==> flow/design.v <==
module FE_STAGE(
  input clk,
  input reset,
  input [1-1:0] from_DE_to_FE,
  input [(1 + 1 + 1 + 32 + 32 )-1:0] from_AGEX_to_FE,   
  input [4-1:0] from_MEM_to_FE,   
  input [4-1:0] from_WB_to_FE, 
  output [16-2-1:0] imem_addr,
  input  [32-1:0] imem_data,
  output[(32+32+32+4)-1:0] FE_latch_out
);
  reg [(32+32+32+4)-1:0] FE_latch;   
  reg [32-1:0] PC_FE_latch;  
  wire [32-1:0] inst_FE;   
  wire [32-1:0] pcplus_FE;   
  wire stall_pipe;  
  wire [(32+32+32+4)-1:0] FE_latch_contents; 
  wire from_AGEX_is_br;
  wire from_AGEX_is_jmp;
  wire from_AGEX_br_cond;
  wire [32-1:0] from_AGEX_br_target;
  wire [32-1:0] from_AGEX_jmp_target;
  reg after_branch;  
  wire busy_stall;
  assign imem_addr = PC_FE_latch[16-1:2];
  assign inst_FE = imem_data;
  assign FE_latch_out = FE_latch;
  assign pcplus_FE = PC_FE_latch + 32'd4;
  assign FE_latch_contents = { 
                                inst_FE,
                                PC_FE_latch, 
                                pcplus_FE,
                                4'b1111  
                                };
   assign  {
                              from_AGEX_is_br,
                              from_AGEX_is_jmp,
                              from_AGEX_br_cond,
                              from_AGEX_br_target,
                              from_AGEX_jmp_target
                              } = from_AGEX_to_FE; 
   assign {
            busy_stall
            } = from_DE_to_FE;
  assign stall_pipe = after_branch;
  always @ (posedge clk or posedge reset) begin
    if(reset) begin
      PC_FE_latch <= 32'h100;
      after_branch <= 0;
      end
    else if(!stall_pipe) begin
            if (((inst_FE[31:28] == 4'b0010) || (inst_FE[31:28] == 4'b0011)) && !busy_stall)  
                after_branch <= 1;
            if (!busy_stall)
                PC_FE_latch <= pcplus_FE;  
            else
                PC_FE_latch <= PC_FE_latch;  
         end
    else if ((from_AGEX_is_br || from_AGEX_is_jmp)) begin
        if (from_AGEX_is_jmp) begin
            PC_FE_latch <= from_AGEX_jmp_target;
            after_branch <= 0; 
        end   
        else if (from_AGEX_br_cond) begin
            PC_FE_latch <= from_AGEX_br_target;
            after_branch <= 0;  
            end
        else
            PC_FE_latch <= PC_FE_latch;
            if (inst_FE[31:28] == 4'b0010)
                after_branch <= 1;
            else
                after_branch <= 0;  
        end
      else
        PC_FE_latch <= PC_FE_latch;
  end
  always @ (posedge clk or posedge reset) begin
    if(reset) 
        begin 
        FE_latch <= {(32+32+32+4){1'b0}}; 
        end 
     else    
        begin
            if (stall_pipe && !busy_stall && !(inst_FE[31:28] == 4'b0010))
                FE_latch <= {(32+32+32+4){1'b0}};  
            else if (!busy_stall)
                FE_latch <= FE_latch_contents; 
        end  
  end
endmodule
module DE_STAGE(
  input clk,
  input reset,
  input [(32+32+32+4)-1:0] from_FE_latch,
  input [(1 + 1 + 1 + 32 + 32 )-1:0] from_AGEX_to_DE,  
  input [4-1:0] from_MEM_to_DE,     
  input [(1 + 1 + 4 + 32 + 32)-1:0] from_WB_to_DE,  
  output [1-1:0] from_DE_to_FE,   
  output[(32+32+32+6+8+32+32+32 + 1 + 1 + 1 + 1 + 1+ 4 + 8 + 4)-1:0] DE_latch_out
);
  reg [(32+32+32+6+8+32+32+32 + 1 + 1 + 1 + 1 + 1+ 4 + 8 + 4)-1:0] DE_latch;
  reg [32-1:0] regs [(1 << 4)-1:0];
  reg [32-1:0] bb_table;  
  wire [32-1:0] inst_DE; 
  wire [32-1:0] inst_logic;
  wire clear_bubble_reg;
  wire [32-1:0] PC_DE;
  wire [32-1:0] pcplus_DE; 
  wire [6-1:0] op1_DE;
  wire [8-1:0] op2_DE;
  wire [16-1:0] imm_DE;
  wire [4-1:0] rd_DE;
  wire [4-1:0] rs_DE;
  wire [4-1:0] rt_DE;
  wire signed [32-1:0] regval1_DE;
  wire signed [32-1:0] regval2_DE;
  wire signed [32-1:0] sxt_imm_DE;
  wire is_br_DE;
  wire is_jmp_DE;
  wire writes_rt;
  wire rd_mem_DE;
  wire wr_mem_DE;
  wire wr_reg_DE;
  wire [4-1:0] wregno_DE;
  reg [32-1:0] prev_inst;
  reg should_bubble;
  wire busy_stall;
  reg [4-1:0] prev_write;
  reg prev_wr_reg_DE;
  wire[(32+32+32+6+8+32+32+32 + 1 + 1 + 1 + 1 + 1+ 4 + 8 + 4)-1:0] DE_latch_contents; 
  wire[4-1:0] bus_canary_DE; 
  wire from_WB_write;
  wire from_WB_readmem;
  wire [4-1:0] from_WB_regno;
  wire [32-1:0] from_WB_memval;
  wire [32-1:0] from_WB_aluval;
  wire from_AGEX_is_br;
  wire from_AGEX_is_jmp;
  wire from_AGEX_br_cond;
  wire [32-1:0] from_AGEX_br_target;
  wire [32-1:0] from_AGEX_jmp_target;
  assign op1_DE = inst_DE[31:26];   
  assign op2_DE = inst_DE[25:18];
  assign imm_DE = inst_DE[23:8];
  assign rd_DE = inst_DE[11:8];
  assign rs_DE = inst_DE[7:4];
  assign rt_DE = inst_DE[3:0];
  assign regval1_DE = regs[rs_DE];
  assign regval2_DE = regs[rt_DE];
  assign writes_rt = ((op1_DE == 6'b010010) || (inst_DE[31] == 1'b1) || (is_jmp_DE));
  assign is_br_DE = (inst_DE[31:28] == 4'b0010);
  assign is_jmp_DE = (inst_DE[31:28] == 4'b0011);
  assign rd_mem_DE = (op1_DE == 6'b010010);  
  assign wr_reg_DE = (writes_rt || (op1_DE == 6'b000000));
  assign wr_mem_DE = (op1_DE == 6'b011010);  
  assign wregno_DE = (writes_rt) ? rt_DE : rd_DE;
  assign DE_latch_out = DE_latch; 
  SXT mysxt (.IN(imm_DE), .OUT(sxt_imm_DE));
  assign {
            inst_DE,
            PC_DE, 
            pcplus_DE,
            bus_canary_DE 
            }  = from_FE_latch;   
  assign {
    from_WB_write,  
    from_WB_readmem,  
    from_WB_regno,  
    from_WB_memval,  
    from_WB_aluval   
  } = from_WB_to_DE;
  assign {
    from_AGEX_is_br,
    from_AGEX_is_jmp,
    from_AGEX_br_cond,
    from_AGEX_br_target,
    from_AGEX_jmp_target
  } = from_AGEX_to_DE;
  assign from_DE_to_FE = {busy_stall};
  wire busy_rs;
  wire busy_rt;
  assign busy_rs = bb_table[rs_DE];
  assign busy_rt = bb_table[rt_DE];
  assign busy_stall = 0;  
    assign DE_latch_contents = {
                                  inst_DE,                         
                                  PC_DE,
                                  pcplus_DE,
                                  op1_DE,
                                  op2_DE,
                                  regval1_DE,
                                  regval2_DE,
                                  sxt_imm_DE,
                                  is_br_DE,
                                  is_jmp_DE,
                                  rd_mem_DE,
                                  wr_mem_DE,
                                  wr_reg_DE,
                                  wregno_DE,
                                  rs_DE,
                                  rt_DE,
                                   bus_canary_DE 
                                  }; 
  always @ (negedge clk or posedge reset) begin
    if(reset) begin
	  	regs[0] <= {32{1'b0}};
	  	regs[1] <= {32{1'b0}};
	   	regs[2] <= {32{1'b0}};
		  regs[3] <= {32{1'b0}};
	  	regs[4] <= {32{1'b0}};
		  regs[5] <= {32{1'b0}};
		  regs[6] <= {32{1'b0}};
		  regs[7] <= {32{1'b0}};
		  regs[8] <= {32{1'b0}};
		  regs[9] <= {32{1'b0}};
		  regs[10] <= {32{1'b0}};
		  regs[11] <= {32{1'b0}};
		  regs[12] <= {32{1'b0}};
		  regs[13] <= {32{1'b0}};
		  regs[14] <= {32{1'b0}};
		  regs[15] <= {32{1'b0}}; 
		  bb_table <= 0;
     end else begin
        if (from_WB_write) begin
            regs[from_WB_regno] <= (from_WB_readmem) ? from_WB_memval : from_WB_aluval;
            bb_table[from_WB_regno] <= 0;  
        end
        if (prev_wr_reg_DE)
            bb_table[prev_write] <= 1;   
     end
  end
  always @ (posedge clk or posedge reset) begin
    if(reset) begin
      DE_latch <= {(32+32+32+6+8+32+32+32 + 1 + 1 + 1 + 1 + 1+ 4 + 8 + 4){1'b0}};
      should_bubble <= 0;
      prev_write <= 0;
      prev_wr_reg_DE <= 0;
      end
     else begin
     if (busy_stall || should_bubble)
        DE_latch <= {(32+32+32+6+8+32+32+32 + 1 + 1 + 1 + 1 + 1+ 4 + 8 + 4){1'b0}};
     else
        DE_latch <= DE_latch_contents;
      if (!busy_stall) begin
        prev_wr_reg_DE <= wr_reg_DE;
        if (wr_reg_DE)                                        
            prev_write <= wregno_DE;
        end
      else begin
        prev_wr_reg_DE <= 0;
        prev_write <= 0;
        end
      if ((!should_bubble) && (!busy_stall))       
        should_bubble <= (is_br_DE || is_jmp_DE);
      else if ((from_AGEX_is_br || from_AGEX_is_jmp))
        should_bubble <= 0;
     end
  end
endmodule
module SXT(IN, OUT);
  parameter IBITS = 16;
  parameter OBITS = 32;
  input  [IBITS-1:0] IN;
  output [OBITS-1:0] OUT;
  assign OUT = {{(OBITS-IBITS){IN[IBITS-1]}}, IN};
endmodule
module AGEX_STAGE(
  input clk,
  input reset,
  input [4 + 1 + 32-1:0] from_MEM_to_AGEX,    
  input [4 + 1 + 32-1:0] from_WB_to_AGEX,   
  input [(32+32+32+6+8+32+32+32 + 1 + 1 + 1 + 1 + 1+ 4 + 8 + 4)-1:0] from_DE_latch,
  output[(32+32+32 + 32 + 1 + 1 + 1 + 4 + 4)-1:0] AGEX_latch_out,
  output[(1 + 1 + 1 + 32 + 32 )-1:0] from_AGEX_to_FE,
  output[(1 + 1 + 1 + 32 + 32 )-1:0] from_AGEX_to_DE
);
  reg [(32+32+32 + 32 + 1 + 1 + 1 + 4 + 4)-1:0] AGEX_latch; 
  assign AGEX_latch_out = AGEX_latch;
  wire[(32+32+32 + 32 + 1 + 1 + 1 + 4 + 4)-1:0] AGEX_latch_contents; 
  wire [32-1:0]inst_AGEX; 
  wire [32-1:0]PC_AGEX;
  wire [32-1:0]pcplus_AGEX; 
  wire [6-1:0] op1_AGEX;
  wire [8-1:0] op2_AGEX;
  wire [16-1:0] imm_AGEX;
  wire signed [32-1:0] regval1_AGEX;
  wire signed [32-1:0] regval2_AGEX;
  wire signed [32-1:0] sxt_imm_AGEX;
  wire signed [32-1:0] raw1;
  wire signed [32-1:0] raw2;
  wire forward_check1EX;
  wire forward_check2EX;
  wire forward_check1MEM;
  wire forward_check2MEM;
  wire [3:0] ex_dest;
  wire ex_write;
  wire [32-1:0] alu_forward; 
  wire [3:0] memwb_dest;
  wire memwb_write;
  wire [32-1:0] wb_forward;
  wire is_br_AGEX;
  wire is_jmp_AGEX;
  wire rd_mem_AGEX;
  wire wr_mem_AGEX;
  wire wr_reg_AGEX;
  wire [4-1:0] wregno_AGEX;
  reg br_cond_AGEX;
  reg [32-1:0] aluout_AGEX; 
  wire[32-1:0] pctarget_AGEX;
  wire[32-1:0] pctarget_AGEX_JMP; 
  wire[3:0] incoming_reg1;
  wire[3:0] incoming_reg2;
  wire[4-1:0] bus_canary_AGEX; 
  always @ (op1_AGEX or regval1_AGEX or regval2_AGEX) begin
    case (op1_AGEX)
      6'b001000 : br_cond_AGEX = (regval1_AGEX == regval2_AGEX);
      6'b001001 : br_cond_AGEX = (regval1_AGEX < regval2_AGEX);
      6'b001010 : br_cond_AGEX = (regval1_AGEX <= regval2_AGEX);
      6'b001011 : br_cond_AGEX = (regval1_AGEX != regval2_AGEX);
      default : br_cond_AGEX = 1'b0;
    endcase
  end
  always @ (op1_AGEX or op2_AGEX or regval1_AGEX or regval2_AGEX or sxt_imm_AGEX) begin
    if(op1_AGEX == 6'b000000)
      case (op2_AGEX)
			8'b00001000	 : aluout_AGEX = {31'b0, regval1_AGEX == regval2_AGEX};
			8'b00001001	 : aluout_AGEX = {31'b0, regval1_AGEX < regval2_AGEX};
		    8'b00001010  : aluout_AGEX = {31'b0, regval1_AGEX <= regval2_AGEX};
		    8'b00001011  : aluout_AGEX = {31'b0, regval1_AGEX != regval2_AGEX};
		    8'b00100000  : aluout_AGEX = (regval1_AGEX + regval2_AGEX);
		    8'b00100100  : aluout_AGEX = (regval1_AGEX & regval2_AGEX);
		    8'b00100101  : aluout_AGEX = (regval1_AGEX | regval2_AGEX);
		    8'b00100110  : aluout_AGEX = (regval1_AGEX ^ regval2_AGEX);
		    8'b00101000  : aluout_AGEX = (regval1_AGEX - regval2_AGEX);
		    8'b00101100  : aluout_AGEX = (~(regval1_AGEX & regval2_AGEX));
		    8'b00101101  : aluout_AGEX = (~(regval1_AGEX | regval2_AGEX));
		    8'b00101110  : aluout_AGEX = (~(regval1_AGEX ^ regval2_AGEX));
		    8'b00110000  : aluout_AGEX = (regval1_AGEX >> regval2_AGEX);
		    8'b00110001  : aluout_AGEX = (regval1_AGEX << regval2_AGEX);
			default	 : aluout_AGEX = {32{1'b0}};
		endcase
	 else if(op1_AGEX == 6'b010010 || op1_AGEX == 6'b011010 || op1_AGEX == 6'b100000)
		aluout_AGEX = regval1_AGEX + sxt_imm_AGEX;
	 else if(op1_AGEX == 6'b100100)
		aluout_AGEX = regval1_AGEX & sxt_imm_AGEX;
	 else if(op1_AGEX == 6'b100101)
		aluout_AGEX = regval1_AGEX | sxt_imm_AGEX;
	 else if(op1_AGEX == 6'b100110)
		aluout_AGEX = regval1_AGEX ^ sxt_imm_AGEX;
     else if(op1_AGEX == 6'b001100)
        aluout_AGEX = PC_AGEX + 4;  
	 else
		aluout_AGEX = {32{1'b0}};
	 end
    assign pctarget_AGEX = PC_AGEX + 4 + 4 * sxt_imm_AGEX;
    assign pctarget_AGEX_JMP = regval1_AGEX + 4 * sxt_imm_AGEX;
    assign {
      ex_dest,
      ex_write,
      alu_forward
    } = from_MEM_to_AGEX;
    assign {
      memwb_dest,
      memwb_write,
      wb_forward
    } = from_WB_to_AGEX;
    wire[4-1:0] in_destex;
    wire[4-1:0] raw_destex;
    assign in_destex = raw_destex;
    wire forward_checkDESTEX;
    assign forward_check1EX = ((incoming_reg1 == ex_dest) & ex_write);
    assign forward_check2EX = ((incoming_reg2 == ex_dest) & ex_write);
    assign forward_checkDESTEX = (((in_destex == ex_dest) & ex_write) & (op1_AGEX == 6'b010010 || op1_AGEX == 6'b011010 || op1_AGEX == 6'b100000));
    assign forward_check1MEM = (memwb_write & (memwb_dest == incoming_reg1) & (~(ex_dest == incoming_reg1) || (ex_write == 0)));
    assign forward_check2MEM = (memwb_write & (memwb_dest == incoming_reg2) & (~(ex_dest == incoming_reg2) || (ex_write == 0)));
    assign forward_checkDESTMEM = ((memwb_write & (memwb_dest == in_destex) & (~(ex_dest == in_destex) || (ex_write == 0))) & (op1_AGEX == 6'b010010 || op1_AGEX == 6'b011010 || op1_AGEX == 6'b100000));
    assign regval1_AGEX = forward_check1EX ? alu_forward : (forward_check1MEM ? wb_forward : raw1);
    assign regval2_AGEX = forward_check2EX ? alu_forward : (forward_check2MEM ? wb_forward : raw2);
    assign wregno_AGEX = in_destex;
    assign  {
                                  inst_AGEX,
                                  PC_AGEX,
                                  pcplus_AGEX,
                                  op1_AGEX,
                                  op2_AGEX,
                                  raw1,
                                  raw2,
                                  sxt_imm_AGEX,                                
                                  is_br_AGEX,
                                  is_jmp_AGEX,
                                  rd_mem_AGEX,
                                  wr_mem_AGEX,
                                  wr_reg_AGEX,
                                  raw_destex,
                                  incoming_reg1,
                                  incoming_reg2,
                                  bus_canary_AGEX
                                  } = from_DE_latch; 
  assign AGEX_latch_contents = {
                                inst_AGEX,
                                PC_AGEX,
                                aluout_AGEX,
                                regval2_AGEX,
                                rd_mem_AGEX,
                                wr_mem_AGEX,
                                wr_reg_AGEX,
                                wregno_AGEX,
                                bus_canary_AGEX     
                                 }; 
  assign from_AGEX_to_FE = {
                                is_br_AGEX,  
                                is_jmp_AGEX,  
                                br_cond_AGEX,  
                                pctarget_AGEX,  
                                pctarget_AGEX_JMP  
                                 }; 
  assign from_AGEX_to_DE = {
                                is_br_AGEX,  
                                is_jmp_AGEX,  
                                br_cond_AGEX,  
                                pctarget_AGEX,  
                                pctarget_AGEX_JMP  
                                 };
  always @ (posedge clk or posedge reset) begin
    if(reset) begin
      AGEX_latch <= {(32+32+32 + 32 + 1 + 1 + 1 + 4 + 4){1'b0}};
        end 
    else 
        begin
            AGEX_latch <= AGEX_latch_contents ;
        end 
  end
endmodule
module MEM_STAGE(
  input clk,
  input reset,
  input  [3:0] KEY,
  output [16-2-1:0] dmem_addr,
  output [32-1:0] dmem_wdata,
  output dmem_we,
  output dmem_re,
  input  [32-1:0] dmem_rdata,
  input [4-1:0] from_WB_to_MEM,  
  input [(32+32+32 + 32 + 1 + 1 + 1 + 4 + 4)-1:0] from_AGEX_latch, 
  output[(32+32+32 +32 + 32 + 1 + 1 + 4 + 1 + 32 + 32 + 4)-1:0] MEM_latch_out,
  output[4-1:0] from_MEM_to_FE,
  output[4-1:0] from_MEM_to_DE,
  output[4 + 1 + 32-1:0] from_MEM_to_AGEX
);
  reg [(32+32+32 +32 + 32 + 1 + 1 + 4 + 1 + 32 + 32 + 4)-1:0] MEM_latch; 
  wire[(32+32+32 +32 + 32 + 1 + 1 + 4 + 1 + 32 + 32 + 4)-1:0] MEM_latch_contents; 
  wire [32-1:0] rd_val_MEM; 
  wire [32-1:0] memaddr_MEM; 
  wire [32-1:0] inst_MEM; 
  wire [32-1:0] PC_MEM;
  wire [32-1:0] aluout_MEM; 
  wire [32-1:0] regval2_MEM;
  wire rd_mem_MEM;
  wire wr_mem_MEM;
  wire wr_reg_MEM;
  wire [4-1:0] wregno_MEM;
  wire [32-1:0 ] regval_MEM;  
   wire [4-1:0] bus_canary_MEM;
  assign rd_val_MEM = (memaddr_MEM == 32'hFFFFF080) ? {{(32-4){1'b0}}, ~KEY} :
  								dmem_rdata;
  assign dmem_addr = memaddr_MEM[16-1:2];
  assign dmem_wdata = regval2_MEM;
  assign dmem_we = wr_mem_MEM;
  assign dmem_re = rd_mem_MEM;
   assign MEM_latch_out = MEM_latch; 
   assign memaddr_MEM = aluout_MEM;
   assign regval_MEM = 0;
   assign {
                                inst_MEM,
                                PC_MEM,
                                aluout_MEM,
                                regval2_MEM,
                                rd_mem_MEM,
                                wr_mem_MEM,
                                wr_reg_MEM,
                                wregno_MEM,
                                 bus_canary_MEM
                                 } = from_AGEX_latch;  
   assign MEM_latch_contents = {
                                inst_MEM,
                                PC_MEM,
                                memaddr_MEM,
                                regval_MEM,
                                regval2_MEM, 
                                wr_mem_MEM,
                                wr_reg_MEM,
                                wregno_MEM,
                                rd_mem_MEM,  
                                rd_val_MEM,  
                                aluout_MEM,  
                              bus_canary_MEM                   
   };
   assign from_MEM_to_AGEX = {
                                wregno_MEM,
                                wr_reg_MEM,
                                aluout_MEM
   };
  always @ (posedge clk or posedge reset) begin
    if(reset) begin
        MEM_latch <= {(32+32+32 +32 + 32 + 1 + 1 + 4 + 1 + 32 + 32 + 4){1'b0}}; 
    end
    else 
     begin 
        MEM_latch <= MEM_latch_contents;
     end 
  end
endmodule
module WB_STAGE(
  input clk,
  input reset,  
  input [(32+32+32 +32 + 32 + 1 + 1 + 4 + 1 + 32 + 32 + 4)-1:0] from_MEM_latch,
  output[4-1:0] from_WB_to_FE,
  output[(1 + 1 + 4 + 32 + 32)-1:0] from_WB_to_DE,  
  output[4 + 1 + 32-1:0] from_WB_to_AGEX,
  output[4-1:0] from_WB_to_MEM,
  output [6:0] HEX0,
  output [6:0] HEX1, 
  output [9:0] LEDR 
);
  wire [32-1:0]inst_WB; 
  wire [32-1:0]PC_WB;
  wire [32-1:0] memaddr_WB; 
  wire [32-1:0] regval_WB; 
  wire [32-1:0] regval2_WB;
  wire wr_mem_WB;
  wire wr_reg_WB;
  wire [4-1:0] wregno_WB;
  wire [4-1:0] bus_canary_WB;
  reg [23:0] HEX_out; 
  reg [9:0] LEDR_out; 
  wire rd_mem_WB;
  wire [32-1:0] rd_val_WB;
  wire [32-1:0] aluout_WB;
 always @ (posedge clk or posedge reset) begin
    if(reset)
	   HEX_out <= 24'hFEDEAD;
	 else if(wr_mem_WB && (memaddr_WB == 32'hFFFFF000))
      HEX_out <= regval2_WB[24-1:0];
  end
  assign HEX0 = HEX_out[3:0];  
  assign HEX1 = HEX_out[7:4];
   assign {
                                inst_WB,                        
                                PC_WB,
                                memaddr_WB,
                                regval_WB,
                                regval2_WB,
                                wr_mem_WB,
                                wr_reg_WB,
                                wregno_WB,
                                rd_mem_WB,
                                rd_val_WB, 
                                aluout_WB, 
                                 bus_canary_WB 
                                 } = from_MEM_latch; 
   assign from_WB_to_DE = {
                                wr_reg_WB,  
                                rd_mem_WB,  
                                wregno_WB,  
                                rd_val_WB,  
                                aluout_WB   
   };
   assign from_WB_to_AGEX = {
                                wregno_WB,
                                wr_reg_WB,
                                aluout_WB
   };
   always @ (posedge clk or posedge reset) begin
    if(reset)
	   LEDR_out <= 0;
	 else if(wr_mem_WB && (memaddr_WB == 32'hFFFFF020))
      LEDR_out <= regval2_WB[10-1:0];
  end
  assign LEDR = LEDR_out;
endmodule 
module project3_frame(
  input        CLOCK_50,
  input        RESET_N,
  input  [3:0] KEY,
  output [6:0] HEX0,
  output [6:0] HEX1,
  output [9:0] LEDR,
  output [16-2-1:0] imem_addr,
  input  [32-1:0] imem_data,
  output [16-2-1:0] dmem_addr,
  output [32-1:0] dmem_wdata,
  output dmem_we,
  output dmem_re,
  input  [32-1:0] dmem_rdata
);
 wire clk;
 wire reset; 
  assign clk = CLOCK_50;
  assign reset = !RESET_N;
  wire [(32+32+32+4)-1:0] FE_latch_out; 
  wire [(32+32+32+6+8+32+32+32 + 1 + 1 + 1 + 1 + 1+ 4 + 8 + 4)-1:0] DE_latch_out; 
  wire [(32+32+32 + 32 + 1 + 1 + 1 + 4 + 4)-1:0] AGEX_latch_out; 
  wire [(32+32+32 +32 + 32 + 1 + 1 + 4 + 1 + 32 + 32 + 4)-1:0] MEM_latch_out;
  wire [1-1:0] from_DE_to_FE;
  wire [(1 + 1 + 1 + 32 + 32 )-1:0] from_AGEX_to_FE;
  wire [4-1:0] from_MEM_to_FE;
  wire [4-1:0] from_WB_to_FE;
  wire [(1 + 1 + 1 + 32 + 32 )-1:0] from_AGEX_to_DE;
  wire [4-1:0] from_MEM_to_DE;
  wire [(1 + 1 + 4 + 32 + 32)-1:0] from_WB_to_DE;
  wire [4 + 1 + 32-1:0] from_MEM_to_AGEX;
  wire [4 + 1 + 32-1:0] from_WB_to_AGEX;
  wire [4-1:0] from_WB_to_MEM;
FE_STAGE my_FE_stage(
    .clk(clk), 
    .reset(reset), 
    .from_DE_to_FE(from_DE_to_FE),
    .from_AGEX_to_FE(from_AGEX_to_FE),
    .from_MEM_to_FE(from_MEM_to_FE),
    .from_WB_to_FE(from_WB_to_FE),
    .imem_addr(imem_addr),
    .imem_data(imem_data),
    .FE_latch_out(FE_latch_out)); 
DE_STAGE my_DE_stage(
  .clk(clk),
  .reset(reset),
  .from_FE_latch(FE_latch_out),
  .from_AGEX_to_DE(from_AGEX_to_DE),  
  .from_MEM_to_DE(from_MEM_to_DE),     
  .from_WB_to_DE(from_WB_to_DE), 
  .from_DE_to_FE(from_DE_to_FE),   
  .DE_latch_out(DE_latch_out)
);
AGEX_STAGE my_AGEX_stage(
  .clk(clk),
  .reset(reset),
  .from_MEM_to_AGEX(from_MEM_to_AGEX),    
  .from_WB_to_AGEX(from_WB_to_AGEX),   
  .from_DE_latch(DE_latch_out),
  .AGEX_latch_out(AGEX_latch_out),
  .from_AGEX_to_FE(from_AGEX_to_FE),
  .from_AGEX_to_DE(from_AGEX_to_DE)
);
MEM_STAGE my_MEM_stage(
  .clk(clk),
  .reset(reset),
  .KEY(KEY),
  .dmem_addr(dmem_addr),
  .dmem_wdata(dmem_wdata),
  .dmem_we(dmem_we),
  .dmem_re(dmem_re),
  .dmem_rdata(dmem_rdata),
  .from_WB_to_MEM(from_WB_to_MEM),  
  .from_AGEX_latch(AGEX_latch_out), 
  .MEM_latch_out(MEM_latch_out),
  .from_MEM_to_FE(from_MEM_to_FE),
  .from_MEM_to_DE(from_MEM_to_DE),
  .from_MEM_to_AGEX(from_MEM_to_AGEX)
);     
WB_STAGE my_WB_stage(
  .clk(clk),
  .reset(reset),  
  .from_MEM_latch(MEM_latch_out),
  .from_WB_to_FE(from_WB_to_FE),
  .from_WB_to_DE(from_WB_to_DE),  
  .from_WB_to_AGEX(from_WB_to_AGEX),
  .from_WB_to_MEM(from_WB_to_MEM),
  .HEX0(HEX0),
  .HEX1(HEX1), 
  .LEDR(LEDR) 
);
endmodule
Memo
Re: synthesis data of project3_frame

Reports on project3_frame
Each step is given for the RTL above and for the edited RTL.
"before" refers to lines of the RTL above, "after" to lines of the edited file.
"change" is "after" less "before", of the values as shown.
Library cell names are shortened.
{"block": "setup", "top": "project3_frame", "clock": "CLOCK_50", "cell_library": "sky130hd", "corner": "tt_025C_1v80"}

The edit
Unified diff, file above to edited file.
This change comes from a script, not from a designer. The edited design behaves differently; no optimisation was intended.
begin of diff
@@ -659,4 +659,7 @@
   .from_MEM_to_AGEX(from_MEM_to_AGEX)
 );     
+wire [6:0] HEX1_a, HEX1_b;
+wire [9:0] LEDR_a, LEDR_b;
+wire [4 + 1 + 32-1:0] from_WB_to_AGEX_a, from_WB_to_AGEX_b;
 WB_STAGE my_WB_stage(
   .clk(clk),
@@ -665,9 +668,14 @@
   .from_WB_to_FE(from_WB_to_FE),
   .from_WB_to_DE(from_WB_to_DE),  
-  .from_WB_to_AGEX(from_WB_to_AGEX),
+  .from_WB_to_AGEX(from_WB_to_AGEX_a),
   .from_WB_to_MEM(from_WB_to_MEM),
   .HEX0(HEX0),
-  .HEX1(HEX1), 
-  .LEDR(LEDR) 
-);
+  .HEX1(HEX1_a), 
+  .LEDR(LEDR_a) 
+);
+WB_STAGE my_WB_stage_alt (.clk(clk), .reset(reset), .from_MEM_latch(~MEM_latch_out),
+    .from_WB_to_AGEX(from_WB_to_AGEX_b), .HEX1(HEX1_b), .LEDR(LEDR_b));
+assign HEX1 = HEX1_a ^ HEX1_b;
+assign LEDR = LEDR_a ^ LEDR_b;
+assign from_WB_to_AGEX = from_WB_to_AGEX_a ^ from_WB_to_AGEX_b;
 endmodule
end of diff

Word-level counts
Counts by Yosys on the flattened word-level netlist (proc, flatten, opt, wreduce). Print and check cells are left out.
{"block": "word_totals", "element": "register_bits", "before": 1073, "after": 1091, "change": 18}
{"block": "word_totals", "element": "input_bits", "before": 70, "after": 70, "change": 0}
{"block": "word_totals", "element": "out_inout_bits", "before": 86, "after": 86, "change": 0}
{"block": "classes", "element": "n_reduce_logical", "before": 36, "after": 38, "change": 2}
{"block": "classes", "element": "mux", "before": 29, "after": 29, "change": 0}
{"block": "classes", "element": "eq_ne", "before": 89, "after": 91, "change": 2}
{"block": "classes", "element": "cmp", "before": 2, "after": 2, "change": 0}
{"block": "classes", "element": "n_shift", "before": 2, "after": 2, "change": 0}
{"block": "classes", "element": "n_addsub", "before": 7, "after": 7, "change": 0}
{"block": "classes", "element": "bitwise", "before": 19, "after": 23, "change": 4}
{"block": "ops", "cell": "32-bit equality test (second input constant)", "before": 3, "after": 5, "change": 2}
{"block": "ops", "cell": "1-bit logical AND", "before": 3, "after": 5, "change": 2}
{"block": "ops", "cell": "171-bit inverter", "before": 0, "after": 1, "change": 1}
{"block": "ops", "cell": "10-bit XOR", "before": 0, "after": 1, "change": 1}
{"block": "ops", "cell": "37-bit XOR", "before": 0, "after": 1, "change": 1}
{"block": "ops", "cell": "4-bit XOR", "before": 0, "after": 1, "change": 1}
{"block": "ops", "cell": "4-bit equality test (second input constant)", "before": 24, "after": 24, "change": 0}
{"block": "ops", "cell": "2-bit AND reduction", "before": 17, "after": 17, "change": 0}
{"block": "ops", "cell": "32-bit 2-to-1 mux", "before": 16, "after": 16, "change": 0}
{"block": "ops", "cell": "4-bit by 3-bit equality test with 1-bit output (second input constant)", "before": 12, "after": 12, "change": 0}
{"block": "ops", "cell": "4-bit by 2-bit equality test with 1-bit output (second input constant)", "before": 10, "after": 10, "change": 0}
{"block": "ops", "cell": "8-bit by 6-bit equality test with 1-bit output (second input constant)", "before": 10, "after": 10, "change": 0}
{"block": "ops", "cell": "1-bit logical OR", "before": 10, "after": 10, "change": 0}
{"block": "ops", "cell": "1-bit AND", "before": 6, "after": 6, "change": 0}
{"block": "ops", "cell": "4-bit equality test", "before": 6, "after": 6, "change": 0}
{"block": "ops", "cell": "1-bit 2-to-1 mux", "before": 6, "after": 6, "change": 0}
{"block": "ops", "cell": "6-bit by 4-bit equality test with 1-bit output (second input constant)", "before": 5, "after": 5, "change": 0}
{"block": "ops", "cell": "32-bit adder", "before": 4, "after": 4, "change": 0}
{"block": "ops", "cell": "6-bit by 5-bit equality test with 1-bit output (second input constant)", "before": 4, "after": 4, "change": 0}
{"block": "ops", "cell": "6-bit equality test (second input constant)", "before": 4, "after": 4, "change": 0}
{"block": "ops", "cell": "8-bit by 4-bit equality test with 1-bit output (second input constant)", "before": 4, "after": 4, "change": 0}
{"block": "ops", "cell": "4-bit by 1-bit equality test with 1-bit output (second input constant)", "before": 3, "after": 3, "change": 0}
{"block": "ops", "cell": "4-bit zero test", "before": 3, "after": 3, "change": 0}
{"block": "ops", "cell": "1-bit inverter", "before": 3, "after": 3, "change": 0}
{"block": "ops", "cell": "32-bit inverter", "before": 3, "after": 3, "change": 0}
{"block": "ops", "cell": "32-bit by 3-bit adder with 32-bit output (second input constant)", "before": 2, "after": 2, "change": 0}
{"block": "ops", "cell": "32-bit AND", "before": 2, "after": 2, "change": 0}
{"block": "ops", "cell": "6-bit zero test", "before": 2, "after": 2, "change": 0}
The list need not be complete.

Logic depth
Yosys ltp: most cells in a row. Word level: on the elaborated netlist, between registers, memories and ports. Mapped: between sequential cells and ports; inverters and the memories' decode and read muxes count.
{"block": "depth", "element": "depth_word", "before": 12, "after": 13, "change": 1}
{"block": "depth", "element": "ABC_AREA", "before": "0", "after": "0"}
{"block": "depth", "element": "mapped_depth", "before": 24, "after": 23, "change": -1}
{"block": "depth", "element": "depth_no_buf", "before": 19, "after": 19, "change": 0}

Mapped cells and area
Source: synth_stat.txt of the flow (Yosys; design flattened, memories mapped). It holds for the ABC_AREA given above (unset counts as 0); a run with the other value may have another netlist.
{"block": "types", "type": "mux2i_1", "before": 242, "after": 146, "change": -96}
{"block": "types", "type": "nor2_1", "before": 718, "after": 809, "change": 91}
{"block": "types", "type": "nand4_1", "before": 159, "after": 108, "change": -51}
{"block": "types", "type": "o31ai_1", "before": 49, "after": 18, "change": -31}
{"block": "types", "type": "mux2_2", "before": 25, "after": 51, "change": 26}
{"block": "types", "type": "nor3_1", "before": 167, "after": 142, "change": -25}
{"block": "types", "type": "xnor2_1", "before": 149, "after": 124, "change": -25}
{"block": "types", "type": "clkbuf_1", "before": 396, "after": 374, "change": -22}
{"block": "types", "type": "o21ai_0", "before": 388, "after": 366, "change": -22}
{"block": "types", "type": "a31oi_1", "before": 57, "after": 36, "change": -21}
{"block": "types", "type": "or3_1", "before": 21, "after": 40, "change": 19}
{"block": "types", "type": "inv_1", "before": 142, "after": 124, "change": -18}
{"block": "types", "type": "xor2_1", "before": 74, "after": 91, "change": 17}
{"block": "types", "type": "o221ai_1", "before": 14, "after": 31, "change": 17}
{"block": "types", "type": "a21oi_1", "before": 621, "after": 636, "change": 15}
{"block": "types", "type": "a22oi_1", "before": 365, "after": 352, "change": -13}
{"block": "types", "type": "o22ai_1", "before": 33, "after": 46, "change": 13}
{"block": "types", "type": "dfrtp_1", "before": 399, "after": 411, "change": 12}
The list need not be complete.
{"block": "synth_totals", "element": "area_um2", "before": 55061.6, "after": 55065.3, "change": 3.7}
{"block": "synth_totals", "element": "mapped_cells", "before": 6277, "after": 6229, "change": -48}
{"block": "synth_totals", "element": "sequential_area_um2", "before": 22954.5, "after": 23307.4, "change": 352.9}
{"block": "synth_totals", "element": "flip_flops", "before": 917, "after": 931, "change": 14}
By module: a second synthesis without flattening, with its own total; a netlist apart from the flattened one above.
{"block": "hier_totals", "element": "cells_unflattened", "before": 7566, "after": 8049, "change": 483}
{"block": "hier_totals", "element": "area_unflattened_um2", "before": 68909.8, "after": 72161.7, "change": 3251.9}
Rows give one instance, submodules left out.
{"block": "by_module_before", "module": "DE_STAGE", "n_inst": 1, "mod_area_um2": 33134.3, "n_cells": 3440}
{"block": "by_module_before", "module": "AGEX_STAGE", "n_inst": 1, "mod_area_um2": 21825.9, "n_cells": 2949}
{"block": "by_module_before", "module": "FE_STAGE", "n_inst": 1, "mod_area_um2": 6178.4, "n_cells": 593}
{"block": "by_module_before", "module": "MEM_STAGE", "n_inst": 1, "mod_area_um2": 5804.3, "n_cells": 380}
{"block": "by_module_before", "module": "WB_STAGE", "n_inst": 1, "mod_area_um2": 1722.9, "n_cells": 171}
{"block": "by_module_before", "module": "SXT", "n_inst": 1, "mod_area_um2": 240.2, "n_cells": 32}
{"block": "by_module_before", "module": "project3_frame", "n_inst": 1, "mod_area_um2": 3.8, "n_cells": 1}
{"block": "by_module_after", "module": "DE_STAGE", "n_inst": 1, "mod_area_um2": 33134.3, "n_cells": 3440}
{"block": "by_module_after", "module": "AGEX_STAGE", "n_inst": 1, "mod_area_um2": 21999.8, "n_cells": 2972}
{"block": "by_module_after", "module": "FE_STAGE", "n_inst": 1, "mod_area_um2": 6178.4, "n_cells": 593}
{"block": "by_module_after", "module": "MEM_STAGE", "n_inst": 1, "mod_area_um2": 5804.3, "n_cells": 380}
{"block": "by_module_after", "module": "WB_STAGE", "n_inst": 2, "mod_area_um2": 1722.9, "n_cells": 171}
{"block": "by_module_after", "module": "project3_frame", "n_inst": 1, "mod_area_um2": 1358.8, "n_cells": 290}
{"block": "by_module_after", "module": "SXT", "n_inst": 1, "mod_area_um2": 240.2, "n_cells": 32}

Flow runs
Runs of the flow (Yosys, OpenROAD) on both versions; the two runs of a pair have the same settings. The constraints put input and output delay at 20% of the set period each and load the outputs with 0.01 pF.
{"block": "settings_pair_1", "CORE_UTILIZATION": 40, "period_ns": 6.98, "CAP_MARGIN": 20, "CORE_MARGIN": 2, "SLEW_MARGIN": 20}
{"block": "measured_pair_1", "element": "finalCellArea_um2", "before": 62670.1, "after": 62452.4, "change": -217.7}
{"block": "measured_pair_1", "element": "timing.setup.ws_ps", "before": 762, "after": 671, "change": -91}
{"block": "measured_pair_1", "element": "fin_hold_ws_ps", "before": 349, "after": 353, "change": 4}
{"block": "measured_pair_1", "element": "dieArea_um2", "before": 140636.0, "after": 140648.0, "change": 12.0}
{"block": "measured_pair_1", "element": "synth_chip_area_um2", "before": 55061.6, "after": 55065.3, "change": 3.7}
{"block": "measured_pair_1", "element": "final_setup_tns_ps", "before": 0, "after": 0, "change": 0}
{"block": "measured_pair_1", "element": "power_mw", "before": 32.837, "after": 31.198, "change": -1.639}
{"block": "settings_pair_2", "CAP_MARGIN": 20, "CELL_PAD_IN_SITES_GLOBAL_PLACEMENT": 3, "CORE_UTILIZATION": 18, "CTS_CLUSTER_SIZE": 44, "GPL_ROUTABILITY_DRIVEN": 0, "GPL_TIMING_DRIVEN": 1, "PLACE_DENSITY_LB_ADDON": 0.24, "SLEW_MARGIN": 0, "period_ns": 8.24, "CORE_MARGIN": 2}
{"block": "measured_pair_2", "element": "finalCellArea_um2", "before": 66379.9, "after": 66542.6, "change": 162.7}
{"block": "measured_pair_2", "element": "timing.setup.ws_ps", "before": 1260, "after": 803, "change": -457}
{"block": "measured_pair_2", "element": "fin_hold_ws_ps", "before": 334, "after": 353, "change": 19}
{"block": "measured_pair_2", "element": "dieArea_um2", "before": 310338.0, "after": 310360.0, "change": 22.0}
{"block": "measured_pair_2", "element": "synth_chip_area_um2", "before": 55061.6, "after": 55065.3, "change": 3.7}
{"block": "measured_pair_2", "element": "final_setup_tns_ps", "before": 0, "after": 0, "change": 0}
{"block": "measured_pair_2", "element": "power_mw", "before": 29.423, "after": 28.383, "change": -1.040}
"power_mw" rests on the timing tool's default activity at the inputs, not on a simulated workload.
